==> flow/design.v <==
module solver (
    input clk,
    input reset,
    input insert,
    input advance,
    input [3:0] value,
    output [40:0] solution
);
(* mem2reg *)
reg [40:0] counts [9];
assign solution =
    counts[0] + counts[1] + counts[2]
    + counts[3] + counts[4] + counts[5]
    + counts[6] + counts[7] + counts[8];
always @(posedge clk) begin
    if (reset) begin
        for (integer i = 0; i < 9; i = i + 1) begin
            counts[i] <= 0;
        end
    end if (insert) begin
        counts[value] <= counts[value] + 1;
    end if (advance) begin
        for (integer i = 1; i < 7; i = i + 1) begin
            counts[i - 1] <= counts[i];
        end
        counts[6] <= counts[7] + counts[0];
        counts[7] <= counts[8];
        counts[8] <= counts[0];
    end
end
endmodule
Reports on solver
The steps from the RTL of solver to its reports follow in flow order. Line numbers count from 1 in the design file above. Operators: Yosys type, input widths -> output width; for muxes data width and select width s. Library cell names are shortened. Not given: -

Top module: solver. Clock port: clk. Library: sky130hd. Library corner: tt_025C_1v80.

After elaboration
Source: Yosys, flattened and elaborated. Widths are those after wreduce; folded enables and synchronous resets count as part of the registers. Registers that Yosys merges into a memory's read port (data or address) are not register bits. Print and check cells do not count. Equal cells are merged and count once.

For memories kept the number is 0. The figure for input bits is 8. The figure for ROM bits is 0. Under register bits stands 369. Bits in writable memories: 0. Under cells after elaboration stands 66. The entry for latch bits reads 0. Output and inout bits: 41. The figure for clocked read ports x word width is 0.

The entry for eq/ne operators reads 8. Under div/mod/pow operators stands 0. Reductions and logical operators: 1. The figure for multiplexer cells is 38. Under $add $sub $neg stands 10. For shift-type cells the number is 0. Order comparisons: 0. Under bitwise logic cells stands 0. Under multipliers stands 0.

Operator list (number): $mux 41 (37); $add 41x41->41 (9); $pmux 41 s9 (1); $add 41x1->41 const B (1); $eq 4x3->1 const B (4); $eq 4x2->1 const B (2); $eq 4x1->1 const B (1); $eq 4x4->1 const B (1); $logic_not 4->1 (1).

Depth
Depth = most cells in a row (Yosys ltp): at word level without a register or memory, in the mapped netlist without a sequential cell, where the memories' decode and read muxes count.

Word-level depth: 8. The entry for ABC_AREA reads 0. Under depth in mapped cells stands 20. Under mapped depth without buffers stands 20.

Mapped cells and area
Yosys stat after the flow's synthesis: flattened, memories mapped to cells. It holds for the ABC_AREA given above (unset counts as 0); a run with the other value may have another netlist.

Cells by type (number): dfxtp_1 (369); fa_1 (277); inv_1 (380); a21oi_1 (261); o21ai_0 (221); ha_1 (82); nand2_1 (267); a22oi_1 (114); clkbuf_1 (180); and3_1 (104); a31oi_1 (95); a211oi_1 (78); xnor2_1 (64); nor2_1 (126); nor3_1 (90); nand3_1 (73); a2bb2oi_1 (39); xor2_1 (39).

Other cell types: 90; their cells: 621.

For mapped flip-flops the number is 369. For standard cells after synthesis the number is 3480. The entry for cell area after synthesis reads 30037.6 um^2. For buffer cells the number is 241. Under sequential area stands 7387.1 um^2.

Timing after synthesis
Path of least setup slack by OpenSTA after synthesis, without wires, with an ideal clock, recovery checks aside; 20% of the period is set as input and as output delay. Where synthesis merged equal registers, the netlist keeps one of their names.

Path kind: reg-to-output. Start point: reg counts[0][2]. End point: out solution[40]. The figure for clock period is 9000 ps. Output delay: 1800 ps. The figure for slack is 1841 ps. For driving pins on the path the number is 21. For arrival the number is 5359 ps. Path delay: 5359 ps. For synthesis period reached the number is 7159 ps.

"path delay" is the arrival time less input delay plus setup time. At an output port there is no setup time. "driving pins on the path": output pins that drive a net of the path, with the launching flip-flop's if there is one; two outputs of one cell count as two. "synthesis period reached" = period - worst setup slack (recovery checks aside). The figure is calculated, with input and output delays left at 20% of the set period. The rows between start and end are the longest chain of elaborated cells between them; the timing report does not say that the signal goes this way. Where chains are equally long, one stands for them. Each line given opens the expression or statement behind the cell; cells for indexed reads and writes are added by Yosys, which also makes memories of some case tables. A register here has more assigning lines than the two given.

Cells stage by stage: dfxtp_1 inv_1 fa_1 inv_1 fa_1 fa_1 inv_1 fa_1 inv_1 ha_1 fa_1 a211oi_1 o21bai_1 nor2_1 o41ai_1 a31oi_1 o41ai_1 a211o_1 a31o_2 a31oi_1 xnor2_1. Length of the longest elaborated chain: 8. Elaborated cells on any way between the ends: 8. Source lines of those cells: 1. Classes of those cells: add/sub: 8.

RTL lines, path after synthesis: start, declared (RTL line 10) `reg [40:0] counts [9];`; start, assigned (RTL line 21) `counts[value] <= counts[value] + 1;`; start, assigned (RTL line 24) `counts[i - 1] <= counts[i];`; $add 41x41->41 x8 (RTL line 12) `counts[0] + counts[1] + counts[2]`; end, declared (RTL line 7) `output [40:0] solution`.

Path in the finished layout
Path of least setup slack in the final report of stored run 1 (OpenROAD, finished layout, wires in). Where an end is a register, its clock arrival counts in the times. The path's times are printed in steps of 10 ps; the period is the one set.

Path kind: reg-to-output. Start point: reg counts[0][2]. End point: out solution[40]. Output delay: 2220 ps. The figure for clock period is 11100 ps. The figure for slack is 1260 ps. For driving pins on the path the number is 24. For arrival the number is 7620 ps.

The rows between start and end are the longest chain of elaborated cells between them; the timing report does not say that the signal goes this way. Where chains are equally long, one stands for them. A register here has more assigning lines than the two given.

Cells stage by stage: dfxtp_1 inv_1 fa_1 inv_1 fa_1 fa_1 inv_1 fa_1 inv_1 ha_1 fa_1 a211oi_1 o21bai_1 nor2_1 o41ai_1 buf_4 a31oi_1 o41ai_1 buf_4 a211o_1 a31o_2 a31oi_1 xnor2_1 clkdlybuf4s50_1. Length of the longest elaborated chain: 8. Elaborated cells on any way between the ends: 8. Source lines of those cells: 1. Classes of those cells: add/sub: 8.

RTL lines, path post-layout: start, declared (RTL line 10) `reg [40:0] counts [9];`; start, assigned (RTL line 21) `counts[value] <= counts[value] + 1;`; start, assigned (RTL line 24) `counts[i - 1] <= counts[i];`; $add 41x41->41 x8 (RTL line 12) `counts[0] + counts[1] + counts[2]`; end, declared (RTL line 7) `output [40:0] solution`.

Ticket comment

Top module solver; platform sky130hd; tools Yosys and OpenROAD; 4 stored runs in no particular order. Input and output delays are each 20% of the period that was set; the output load is 0.01 pF. "clock period reached" = clock period - worst setup slack. The figure is calculated, with input and output delays left at 20% of the set period. "allowed time less slack (worst setup path)" means the part of the period allowed to the worst setup path (the constraints hold back 20% at inputs and 20% at outputs) less its slack; where the path has registers, the arrival times of their clocks count too. "power consumption" is the tool's figure for a default switching activity; nothing was simulated. "allowed time less slack (worst setup path)" is known to 10 ps.

Stored run 1 has these settings: CORE_UTILIZATION 40; period_ns 11.1; CAP_MARGIN 20; CORE_MARGIN 2; SLEW_MARGIN 20. For the cell area after synthesis the run shows 30037.6 um^2. The die outline area reads 77300.7 um^2. The standard-cell area after layout reads 32710.1 um^2. The utilization of the finished layout reads 43.9 %. The setup slack of the worst path is 1259 ps. For the setup TNS the run shows 0 ps. The worst-case hold slack is 488 ps. The measured power consumption is 11228 uW. For the clock period reached the run shows 9841 ps. The allowed time less slack (worst setup path) is 7620 ps. Critical path type: reg-to-output.

Stored run 2 has these settings: ABC_AREA 1; CELL_PAD_IN_SITES_DETAIL_PLACEMENT 1; CELL_PAD_IN_SITES_GLOBAL_PLACEMENT 1; CORE_ASPECT_RATIO 1.31; CORE_UTILIZATION 32; CTS_CLUSTER_SIZE 40; GPL_ROUTABILITY_DRIVEN 0; GPL_TIMING_DRIVEN 1; HOLD_SLACK_MARGIN 0.25; MIN_ROUTING_LAYER met2; PLACE_DENSITY_LB_ADDON 0.08; TNS_END_PERCENT 40; period_ns 10.5; CAP_MARGIN 20; CORE_MARGIN 2; SLEW_MARGIN 20. For the cell area after synthesis the run shows 32750.2 um^2. The die outline area reads 104943.0 um^2. The standard-cell area after layout reads 36262.3 um^2. The utilization of the finished layout reads 35.7 %. The setup slack of the worst path is 985 ps. For the setup TNS the run shows 0 ps. The worst-case hold slack is 462 ps. The measured power consumption is 6465 uW. For the clock period reached the run shows 9515 ps. The allowed time less slack (worst setup path) is 7420 ps. Critical path type: reg-to-output.

Stored run 3 has these settings: CORE_UTILIZATION 40; period_ns 9.0; CAP_MARGIN 20; CORE_MARGIN 2; SLEW_MARGIN 20. For the cell area after synthesis the run shows 30037.6 um^2. The die outline area reads 77300.7 um^2. The standard-cell area after layout reads 32790.2 um^2. The utilization of the finished layout reads 44.0 %. The setup slack of the worst path is 309 ps. For the setup TNS the run shows 0 ps. The worst-case hold slack is 479 ps. The measured power consumption is 13919 uW. For the clock period reached the run shows 8691 ps. The allowed time less slack (worst setup path) is 6890 ps. Critical path type: reg-to-output.

Stored run 4 has these settings: ABC_AREA 0; CAP_MARGIN 10; CELL_PAD_IN_SITES_DETAIL_PLACEMENT 1; CELL_PAD_IN_SITES_GLOBAL_PLACEMENT 1; CORE_ASPECT_RATIO 1.31; CORE_UTILIZATION 32; CTS_CLUSTER_DIAMETER 299; CTS_CLUSTER_SIZE 87; GPL_ROUTABILITY_DRIVEN 1; GPL_TIMING_DRIVEN 1; HOLD_SLACK_MARGIN 0.25; MAX_ROUTING_LAYER met4; MIN_ROUTING_LAYER met2; PLACE_DENSITY_LB_ADDON 0.08; TNS_END_PERCENT 40; period_ns 10.5; CORE_MARGIN 2; SLEW_MARGIN 20. For the cell area after synthesis the run shows 30037.6 um^2. The die outline area reads 96357.2 um^2. The standard-cell area after layout reads 32015.7 um^2. The utilization of the finished layout reads 34.4 %. The setup slack of the worst path is 789 ps. For the setup TNS the run shows 0 ps. The worst-case hold slack is 292 ps. The measured power consumption is 11155 uW. For the clock period reached the run shows 9711 ps. The allowed time less slack (worst setup path) is 7610 ps. Critical path type: reg-to-output.
